==> flow/design.v <==
module PE(
    rst_n,
    in_valid,
    clk,
    up_in,
    left_in,
    right_out,
    down_out,
    result_out
);
input clk;
input rst_n;
input [7:0] up_in, left_in;
input in_valid;
output reg [7:0] right_out, down_out;
output reg [31:0] result_out;
always @(posedge clk or negedge rst_n) begin
    if(!rst_n) begin
        result_out <= 0;
        right_out <= 0;
        down_out <= 0;
    end
    else if(in_valid) begin
        result_out <= 0;
        right_out <= 0;
        down_out <= 0;
    end
    else begin
        result_out <= result_out + up_in * left_in;
        right_out <= left_in;
        down_out <= up_in;
    end
end
endmodule
module buffer (
    input clk,
    input rst_n,
    input in_valid,
    input [31:0] data_in,
    output reg [31:0] data_out
);
reg [7:0] r1_temp1;
reg [7:0] r2_temp1, r2_temp2;
reg [7:0] r3_temp1, r3_temp2, r3_temp3;
always @(posedge clk or negedge rst_n) begin
    if (!rst_n) begin
        data_out <= 32'b0;
        r1_temp1 <= 8'b0;
        r2_temp1 <= 8'b0;
        r2_temp2 <= 8'b0;
        r3_temp1 <= 8'b0;
        r3_temp2 <= 8'b0;
        r3_temp3 <= 8'b0;
    end 
    else if(in_valid) begin
        data_out <= 32'b0;
        r1_temp1 <= 8'b0;
        r2_temp1 <= 8'b0;
        r2_temp2 <= 8'b0;
        r3_temp1 <= 8'b0;
        r3_temp2 <= 8'b0;
        r3_temp3 <= 8'b0;
    end
    else begin
        r1_temp1 <= data_in[23:16];
        r2_temp1 <= r2_temp2;
        r2_temp2 <= data_in[15:8];
        r3_temp1 <= r3_temp2;
        r3_temp2 <= r3_temp3;
        r3_temp3 <= data_in[7:0];
        data_out <= {data_in[31:24], r1_temp1, r2_temp1, r3_temp1};
    end
end 
endmodule
module systolic_array(
    rst_n,
    in_valid,
    clk,
    in_a,
    in_b,
    out_c_r1,
    out_c_r2,
    out_c_r3,
    out_c_r4
);
input rst_n;
input in_valid;
input clk;
input [31:0] in_a;
input [31:0] in_b;
output [127:0] out_c_r1; 
output [127:0] out_c_r2;
output [127:0] out_c_r3;
output [127:0] out_c_r4;
wire [7:0] vertical_wire[4:0][3:0]; 
wire [7:0] horizontal_wire[3:0][4:0];  
wire [31:0] c_wire[3:0][3:0]; 
assign vertical_wire[0][0] = in_b[31:24];  
assign vertical_wire[0][1] = in_b[23:16];  
assign vertical_wire[0][2] = in_b[15:8];  
assign vertical_wire[0][3] = in_b[7:0];   
assign horizontal_wire[0][0] = in_a[31:24];  
assign horizontal_wire[1][0] = in_a[23:16];  
assign horizontal_wire[2][0] = in_a[15:8];   
assign horizontal_wire[3][0] = in_a[7:0];    
genvar i,j;
generate
    for(i=0;i<4;i=i+1) begin:ROW
        for(j=0;j<4;j=j+1) begin:COL
            PE pe(
                .rst_n(rst_n),
                .in_valid(in_valid),
                .clk(clk),
                .up_in(vertical_wire[i][j]),
                .left_in(horizontal_wire[i][j]),
                .right_out(horizontal_wire[i][j+1]),
                .down_out(vertical_wire[i+1][j]),
                .result_out(c_wire[i][j])
            );
        end
    end
endgenerate
assign out_c_r1 = {c_wire[0][0], c_wire[0][1], c_wire[0][2], c_wire[0][3]};
assign out_c_r2 = {c_wire[1][0], c_wire[1][1], c_wire[1][2], c_wire[1][3]};
assign out_c_r3 = {c_wire[2][0], c_wire[2][1], c_wire[2][2], c_wire[2][3]};
assign out_c_r4 = {c_wire[3][0], c_wire[3][1], c_wire[3][2], c_wire[3][3]};
endmodule
module TPU(
    clk,
    rst_n,
    in_valid,
    K,
    M,
    N,
    busy,
    A_wr_en,
    A_index,
    A_data_in,
    A_data_out,
    B_wr_en,
    B_index,
    B_data_in,
    B_data_out,
    C_wr_en,
    C_index,
    C_data_in,
    C_data_out
);
input clk;
input rst_n;
input            in_valid;
input [7:0]      K;
input [7:0]      M;
input [7:0]      N;
output reg       busy;
output reg          A_wr_en;
output reg [15:0]   A_index;
output     [31:0]   A_data_in;
input  [31:0]       A_data_out;
output reg          B_wr_en;
output reg [15:0]   B_index;
output     [31:0]   B_data_in;
input  [31:0]       B_data_out;
output reg          C_wr_en;
output reg [15:0]   C_index;
output reg [127:0]  C_data_in;
input  [127:0]      C_data_out;
assign A_data_in = 32'd0;
assign B_data_in = 32'd0;
reg [31:0] A_buffer_in, B_buffer_in;
reg [31:0] A_buffer_out, B_buffer_out;
wire [127:0] c_out[3:0];
buffer weight_buffer_A (
    .clk(clk),
    .rst_n(rst_n),
    .in_valid(in_valid),
    .data_in(A_buffer_in),
    .data_out(A_buffer_out)
);
buffer input_buffer_B (
    .clk(clk),
    .rst_n(rst_n),
    .in_valid(in_valid),
    .data_in(B_buffer_in),
    .data_out(B_buffer_out)
);
reg sa_valid;
systolic_array SA (
    .rst_n(rst_n),
    .in_valid(sa_valid),
    .clk(clk),
    .in_a(A_buffer_out),
    .in_b(B_buffer_out),
    .out_c_r1(c_out[0]),
    .out_c_r2(c_out[1]),
    .out_c_r3(c_out[2]),
    .out_c_r4(c_out[3])
);
reg [7:0] M_reg, N_reg, K_reg;
reg [7:0] tile_m, tile_n, tile_k;
reg [7:0] max_tile_m, max_tile_n, max_tile_k;
wire [127:0] c_row0 = c_out[0];
wire [127:0] c_row1 = c_out[1];
wire [127:0] c_row2 = c_out[2];
wire [127:0] c_row3 = c_out[3];
integer i, j;
localparam IDLE = 3'd0;
localparam LOAD = 3'd1;
localparam CALC = 3'd2;
localparam WRITEBACK = 3'd3;
localparam DONE = 3'd4;
reg [3:0] state, next_state;
reg [7:0] load_cnt, calc_cnt, wb_cnt;
reg [15:0] A_addr, B_addr, C_addr;
always @(*) begin
    if(tile_k == max_tile_k - 1) begin
        if(tile_k * 4 + load_cnt > K_reg) begin
            A_addr = (((tile_m * K_reg) + K_reg)) ;
            B_addr = (((tile_n * K_reg) + K_reg));
        end
        else begin
            A_addr = (((tile_m * K_reg) + (tile_k * 4))) + load_cnt;
            B_addr = (((tile_n * K_reg) + (tile_k * 4))) + load_cnt;
        end
    end
    else begin
        A_addr = (((tile_m * K_reg) + (tile_k * 4))) + load_cnt;
        B_addr = (((tile_n * K_reg) + (tile_k * 4))) + load_cnt;
    end
    C_addr = ((tile_n * M_reg) + (tile_m * 4)) + wb_cnt;
end
reg [15:0] next_tile_m, next_tile_n;
always @(*) begin
    if(tile_n < max_tile_n - 1) begin
        next_tile_n = tile_n + 1;
        next_tile_m = tile_m;
    end
    else begin
        next_tile_n = 0;
        if(tile_m < max_tile_m - 1) begin
            next_tile_m = tile_m + 1;
        end
        else begin
            next_tile_m = 0;
        end
    end
end
always @(posedge clk or negedge rst_n) begin
    if(!rst_n) begin
        M_reg <= 0;
        N_reg <= 0;
        K_reg <= 0;
        max_tile_m <= 0;
        max_tile_n <= 0; 
        max_tile_k <= 0;
        tile_k <= 0;
    end
    else if(in_valid) begin
        M_reg <= M;
        N_reg <= N;
        K_reg <= K;
        max_tile_m <= (M + 3) >> 2;  
        max_tile_n <= (N + 3) >> 2; 
        max_tile_k <= (K + 3) >> 2; 
        tile_k <= 0;
    end
end
always @(*) begin
    case(state)
        IDLE: begin
            if(in_valid)
                next_state = LOAD;
            else
                next_state = IDLE;
        end
        LOAD: begin
            if(load_cnt > K_reg || tile_k * 4 + load_cnt > K_reg) 
                next_state = CALC;
            else
                next_state = LOAD;
        end
        CALC: begin
            if(calc_cnt == 7)
                next_state = WRITEBACK;    
            else
                next_state = CALC;
        end
        WRITEBACK: begin
            if(wb_cnt > 3 || tile_m * 4 + wb_cnt >= M_reg) begin
                if(tile_n < max_tile_n - 1 || tile_m < max_tile_m - 1)
                    next_state = LOAD;
                else
                    next_state = DONE;
            end
            else
                next_state = WRITEBACK;
        end
        DONE: begin
            next_state = IDLE;
        end
        default: next_state = IDLE;
    endcase
end
always @(posedge clk or negedge rst_n) begin
    if(!rst_n) begin
        busy <= 0;
        A_wr_en <= 0;
        B_wr_en <= 0;
        C_wr_en <= 0;
        A_index <= 0;
        B_index <= 0;
        C_index <= 0;
        load_cnt <= 0;
        calc_cnt <= 0;
        wb_cnt <= 0;
        sa_valid <= 0;
        tile_m <= 0;
        tile_n <= 0;
        state <= IDLE;
    end
    else begin
        state <= next_state;
        case(state)
            IDLE: begin
                if(in_valid) begin
                    busy <= 1;
                    load_cnt <= 0;
                    calc_cnt <= 0;
                    wb_cnt <= 0;
                    sa_valid <= 1;
                end
                else begin
                    busy <= 0;
                end
                A_buffer_in <= 0;
                B_buffer_in <= 0;
                C_wr_en <= 0;
            end
            LOAD: begin
                A_index <= A_addr;
                B_index <= B_addr;
                sa_valid <= 0;
                if(tile_k * 4 + load_cnt > K_reg) begin
                    A_buffer_in <= 0; 
                    B_buffer_in <= 0;
                end
                else if(load_cnt == 0) begin
                    A_buffer_in <= 0; 
                    B_buffer_in <= 0;
                end
                else begin
                    A_buffer_in <= A_data_out;
                    B_buffer_in <= B_data_out;
                end
                if(load_cnt > K_reg) begin
                    load_cnt <= 0;
                end
                else begin
                    load_cnt <= load_cnt + 1;
                end
            end
            CALC: begin
                A_buffer_in <= 0;
                B_buffer_in <= 0;
                if(calc_cnt == 7) begin
                    calc_cnt <= 0;
                end
                else begin
                    calc_cnt <= calc_cnt + 1;
                end
            end
            WRITEBACK: begin
                if(wb_cnt <= 3 && tile_m * 4 + wb_cnt < M_reg) begin
                    C_wr_en <= 1;
                    C_index <= C_addr;
                    C_data_in <= c_out[wb_cnt];
                    wb_cnt <= wb_cnt + 1;
                end
                else begin
                    C_wr_en <= 0;
                    sa_valid <= 1;
                    tile_m <= next_tile_m;
                    tile_n <= next_tile_n;
                    wb_cnt <= 0;
                end
            end
            DONE: begin
                busy <= 0;
                C_wr_en <= 0;
            end
        endcase
        if(in_valid) begin
            tile_m <= 0;
            tile_n <= 0;
        end
    end
end
endmodule
# From RTL to reports: TPU
# What the tools print for TPU, step after step.
# Line numbers count from 1 in the design file above.
# Cell names lack the library's common part.
# Not given: -
[setup]
top = "TPU"
clk_port = "clk"
cell_library = "sky130hd"
pvt_corner = "tt_025C_1v80"

# After elaboration
# Yosys after proc, flatten, opt, wreduce and memory -nomap, before mapping. Print and check cells are not counted.
[word_totals]
regBits = 1190
elab_cells = 270
[op_classes]
add_sub_neg = 34
mul = 21
cmp = 8
equal = 12
mux = 94
n_reduce_logical = 27
[op_table]
columns = ["cell", "count"]
rows = [
  ["multiplier 8 x 8 -> 16 bit", 21],
  ["two-way mux 32 bit", 22],
  ["adder 32 x 16 -> 32 bit", 16],
  ["parallel mux 128 bit (select 4 bit)", 1],
  ["two-way mux 8 bit", 49],
  ["parallel mux 32 bit (select 2 bit)", 2],
  ["adder 16 x 8 -> 16 bit", 5],
  ["< comparator 8 x 32 -> 1 bit", 2],
  ["two-way mux 16 bit", 4],
  ["parallel mux 8 bit (select 2 bit)", 3],
  ["adder 8 x 1 -> 8 bit (second input constant)", 5],
  ["greater-or-equal comparator 32 x 8 -> 1 bit", 1],
  ["zero test 32 bit", 1],
  ["subtractor 8 x 1 -> 9 bit (second input constant)", 3],
  ["adder 8 x 2 -> 9 bit (second input constant)", 3],
  ["adder 16 x 10 -> 16 bit", 1],
  ["> comparator 8 bit", 2],
  ["nonzero test 2 bit", 7],
  ["AND reduction 2 bit", 6],
  ["parallel mux 3 bit (select 4 bit)", 1],
  ["adder 10 x 8 -> 11 bit", 1],
  ["< comparator 11 x 8 -> 1 bit", 1],
  ["AND reduction 3 bit", 3],
  ["!= test 2 bit (second input constant)", 4],
  ["> comparator 8 x 2 -> 1 bit (second input constant)", 1],
  ["<= comparator 8 x 2 -> 1 bit (second input constant)", 1],
  ["equality test 8 x 3 -> 1 bit (second input constant)", 1],
  ["zero test 8 bit", 1],
]
# Not listed: further kinds 16, cells in them 28.

# Logic depth
# Yosys ltp: most cells in a row. Word level: on the elaborated netlist, between registers, memories and ports. Mapped: between sequential cells and ports; inverters and the memories' decode and read muxes count.
[logic_depth]
depth_word = 7
ABC_AREA = 1
depth_mapped = 24
mapped_depth_nobuf = 23

# Mapped cells and area
# Source: synth_stat.txt of the flow (Yosys; design flattened, memories mapped). It holds for the ABC_AREA given above (unset counts as 0); a run with the other value may have another netlist.
# Totals and module areas in this step are rounded.
[mapped]
cell_count = 13495
mapped_area_um2 = 106000
seqArea_um2 = 30700
ffs = 1189
[by_type]
columns = ["cell", "count"]
rows = [
  ["dfrtp_1", 996],
  ["fa_1", 986],
  ["inv_1", 3608],
  ["ha_1", 851],
  ["nand2_1", 2639],
  ["edfxtp_1", 192],
  ["nor2_1", 1231],
  ["a21oi_1", 668],
  ["nand3_1", 411],
  ["o21ai_0", 326],
  ["clkbuf_1", 417],
  ["xnor2_1", 86],
  ["o21ai_1", 123],
  ["xor2_1", 68],
  ["a211oi_1", 79],
  ["o22ai_1", 94],
  ["nand4_1", 90],
  ["buf_4", 70],
]
# Not listed: further types 41, cells in them 560.

# Worst setup path after synthesis
# Source: OpenSTA report_checks on the synthesized netlist (no wires, ideal clock, input and output delay 20% of the period each), path of least setup slack; recovery checks are left aside. Register names are those of the netlist, which keeps one name where synthesis merged equal registers.
[synth_timing]
kind = "register to register"
startpoint = "register tile_m[0]"
endpoint = "register C_data_in[0]"
clock_period_ps = 6500
setup_ps = 619
launch_ps = 0
t_arrival_ps = 7878
required_time_ps = 5881
slack_ps = -1996
delay_ps = 8497
driving_pins = 15
n_path_buf = 1
period_less_setup_slack_ps = 8496
# "delay_ps" = arrival - input delay + setup time.
# "driving_pins" counts driving pins, that of a launching flip-flop among them; a cell with two outputs on the path counts twice.
# "period_less_setup_slack_ps" = period - worst setup slack (recovery checks aside). The figure is calculated, with input and output delays left at 20% of the set period.
# Between the ends stands the longest chain of elaborated cells between them, by number of cells; it is not shown to be the way that was timed. Of several equally long chains one is given.
# A line is the first line of the expression or statement that the cell stems from. Yosys adds cells for indexed reads and writes and turns some case tables into memories.
# A register here has more assigning lines than the two given.
[synth_between]
cell_sequence = "dfrtp_1 -> ha_1 -> fa_1 -> nand3_1 -> nand3_1 -> xor2_1 -> ha_1 -> nand2_1 -> inv_1 -> a21oi_1 -> nand3_1 -> nand2_1 -> nand4_4 -> buf_6 -> nor2_1"
elab_chain_cells = 4
[synth_lines]
columns = ["element", "line", "rtl"]
rows = [
  ["start, declared", 200, "reg [7:0] tile_m, tile_n, tile_k;"],
  ["start, assigned", 317, "tile_m <= 0;"],
  ["start, assigned", 382, "tile_m <= next_tile_m;"],
  ["adder 10 x 8 -> 11 bit", 373, "if(wb_cnt <= 3 && tile_m * 4 + wb_cnt < M_reg) begin"],
  ["< comparator 11 x 8 -> 1 bit", 373, ""],
  ["logical AND 1 bit", 373, ""],
  ["AND reduction 3 bit", "-", ""],
  ["end, assigned", 376, "C_data_in <= c_out[wb_cnt];"],
  ["end, declared", 166, "output reg [127:0]  C_data_in;"],
]

# Timing after layout
# From the final timing report of flow run 1: the path of least setup slack in the routed layout; clock arrival at registers is part of the times.
# The path's times are printed in steps of 10 ps; the period is the one set.
[layout_timing]
kind = "register to register"
startpoint = "register tile_n[2]"
endpoint = "register B_index[14]"
clock_period_ps = 6500
setup_ps = 90
launch_ps = 810
t_arrival_ps = 5890
required_time_ps = 7170
slack_ps = 1280
driving_pins = 20
n_path_buf = 0
# Between the ends stands the longest chain of elaborated cells between them, by number of cells; it is not shown to be the way that was timed. Of several equally long chains one is given.
# A register here has more assigning lines than the two given.
[layout_between]
cell_sequence = "dfrtp_1 -> nand2_1 -> fa_1 -> inv_1 -> fa_1 -> inv_1 -> fa_1 -> fa_1 -> inv_1 -> ha_1 -> a21oi_1 -> nor2_1 -> o21ai_0 -> nand3_1 -> nand2_1 -> nand2_1 -> nand2_1 -> nand2_1 -> nand2_1 -> nand2_1"
elab_chain_cells = 4
[layout_lines]
columns = ["element", "line", "rtl"]
rows = [
  ["start, declared", 200, "reg [7:0] tile_m, tile_n, tile_k;"],
  ["start, assigned", 318, "tile_n <= 0;"],
  ["start, assigned", 383, "tile_n <= next_tile_n;"],
  ["multiplier 8 x 8 -> 16 bit", 223, "B_addr = (((tile_n * K_reg) + (tile_k * 4))) + load_cnt;"],
  ["adder 16 x 8 -> 16 bit", 223, ""],
  ["two-way mux 16 bit", 217, "if(tile_k * 4 + load_cnt > K_reg) begin"],
  ["two-way mux 16 bit", 216, "if(tile_k == max_tile_k - 1) begin"],
  ["end, assigned", 311, "B_index <= 0;"],
  ["end, assigned", 341, "B_index <= B_addr;"],
  ["end, declared", 161, "output reg [15:0]   B_index;"],
]

# Stored flow runs of TPU (6 of them; Yosys, OpenROAD, sky130hd). They differ in their settings and are not a sequence. Constraints: input delay and output delay 20% of the set period each, output load 0.01 pF.
# "achievedPeriod_ps" = clock period - worst setup slack. The figure is calculated, with input and output delays left at 20% of the set period.
# "power.total_mw": no workload was simulated; the value follows from the tool's default switching activity.
# Results are given in rounded form.

[[run]]
name = "flow run 1"
[run.settings]
ABC_AREA = 1
CELL_PAD_IN_SITES_GLOBAL_PLACEMENT = 3
CORE_ASPECT_RATIO = 1.38
CORE_MARGIN = 3
CTS_CLUSTER_DIAMETER = 109
CTS_CLUSTER_SIZE = 48
MAX_ROUTING_LAYER = "met4"
SETUP_SLACK_MARGIN = 0.7
TNS_END_PERCENT = 10
period_ns = 6.5
CAP_MARGIN = 20
CORE_UTILIZATION = 40
SLEW_MARGIN = 20
[run.results]
fin_ws_ps = 1280
achievedPeriod_ps = 5216
setupTns_ps = 0
ys_area_um2 = 106000
fin_util_frac = 0.432
final_stdcell_area_um2 = 114000
final_die_area_um2 = 271000
power.total_mw = 27.8

[[run]]
name = "flow run 2"
[run.settings]
CORE_ASPECT_RATIO = 0.76
CORE_UTILIZATION = 47
GPL_ROUTABILITY_DRIVEN = 1
MAX_ROUTING_LAYER = "met5"
MIN_ROUTING_LAYER = "met1"
PLACE_DENSITY = 0.8
SETUP_SLACK_MARGIN = 1.45
SLEW_MARGIN = 5
TNS_END_PERCENT = 25
period_ns = 5.36
CAP_MARGIN = 20
CORE_MARGIN = 2
[run.results]
final_die_area_um2 = 214000
ys_area_um2 = 99000
power.total_mw = 37.0
fin_util_frac = 0.556
achievedPeriod_ps = 5102
setupTns_ps = 0
fin_ws_ps = 258
final_stdcell_area_um2 = 116000

[[run]]
name = "flow run 3"
[run.settings]
ABC_AREA = 1
CAP_MARGIN = 25
CELL_PAD_IN_SITES_GLOBAL_PLACEMENT = 2
CORE_ASPECT_RATIO = 0.76
CORE_UTILIZATION = 20
GPL_ROUTABILITY_DRIVEN = 1
GPL_TIMING_DRIVEN = 0
MAX_ROUTING_LAYER = "met5"
MIN_ROUTING_LAYER = "met1"
PLACE_DENSITY_LB_ADDON = 0.14
SETUP_SLACK_MARGIN = 1.29
SLEW_MARGIN = 5
TNS_END_PERCENT = 25
period_ns = 5.36
CORE_MARGIN = 2
[run.results]
setupTns_ps = 0
ys_area_um2 = 106000
final_stdcell_area_um2 = 139000
fin_util_frac = 0.263
final_die_area_um2 = 535000
fin_ws_ps = 726
achievedPeriod_ps = 4634
power.total_mw = 47.4

[[run]]
name = "flow run 4"
[run.settings]
CORE_UTILIZATION = 40
PLACE_DENSITY = 0.6
SETUP_SLACK_MARGIN = 1.38
period_ns = 5.82
CAP_MARGIN = 20
CORE_MARGIN = 2
SLEW_MARGIN = 20
[run.results]
setupTns_ps = 0
final_die_area_um2 = 252000
fin_util_frac = 0.504
final_stdcell_area_um2 = 124000
fin_ws_ps = 683
power.total_mw = 35.8
achievedPeriod_ps = 5137
ys_area_um2 = 99000

[[run]]
name = "flow run 5"
[run.settings]
ABC_AREA = 1
CELL_PAD_IN_SITES_GLOBAL_PLACEMENT = 3
CORE_ASPECT_RATIO = 1.11
CORE_MARGIN = 3
CTS_CLUSTER_DIAMETER = 52
CTS_CLUSTER_SIZE = 48
HOLD_SLACK_MARGIN = -0.03
MAX_ROUTING_LAYER = "met4"
PLACE_DENSITY_LB_ADDON = 0.25
SETUP_SLACK_MARGIN = 0.7
TNS_END_PERCENT = 10
period_ns = 6.5
CAP_MARGIN = 20
CORE_UTILIZATION = 40
SLEW_MARGIN = 20
[run.results]
setupTns_ps = 0
final_stdcell_area_um2 = 118000
fin_util_frac = 0.449
ys_area_um2 = 106000
final_die_area_um2 = 271000
achievedPeriod_ps = 5210
power.total_mw = 33.1
fin_ws_ps = 1290

[[run]]
name = "flow run 6"
[run.settings]
ABC_AREA = 0
CAP_MARGIN = 25
CELL_PAD_IN_SITES_DETAIL_PLACEMENT = 1
CELL_PAD_IN_SITES_GLOBAL_PLACEMENT = 2
CORE_ASPECT_RATIO = 0.76
CORE_UTILIZATION = 20
GPL_ROUTABILITY_DRIVEN = 1
GPL_TIMING_DRIVEN = 0
MAX_ROUTING_LAYER = "met5"
MIN_ROUTING_LAYER = "met2"
PLACE_DENSITY_LB_ADDON = 0.14
SETUP_SLACK_MARGIN = 1.29
SLEW_MARGIN = 25
TNS_END_PERCENT = 30
period_ns = 5.36
CORE_MARGIN = 2
[run.results]
setupTns_ps = -10
fin_util_frac = 0.26
final_stdcell_area_um2 = 128000
achievedPeriod_ps = 5370
power.total_mw = 42.9
ys_area_um2 = 99000
fin_ws_ps = -10
final_die_area_um2 = 501000
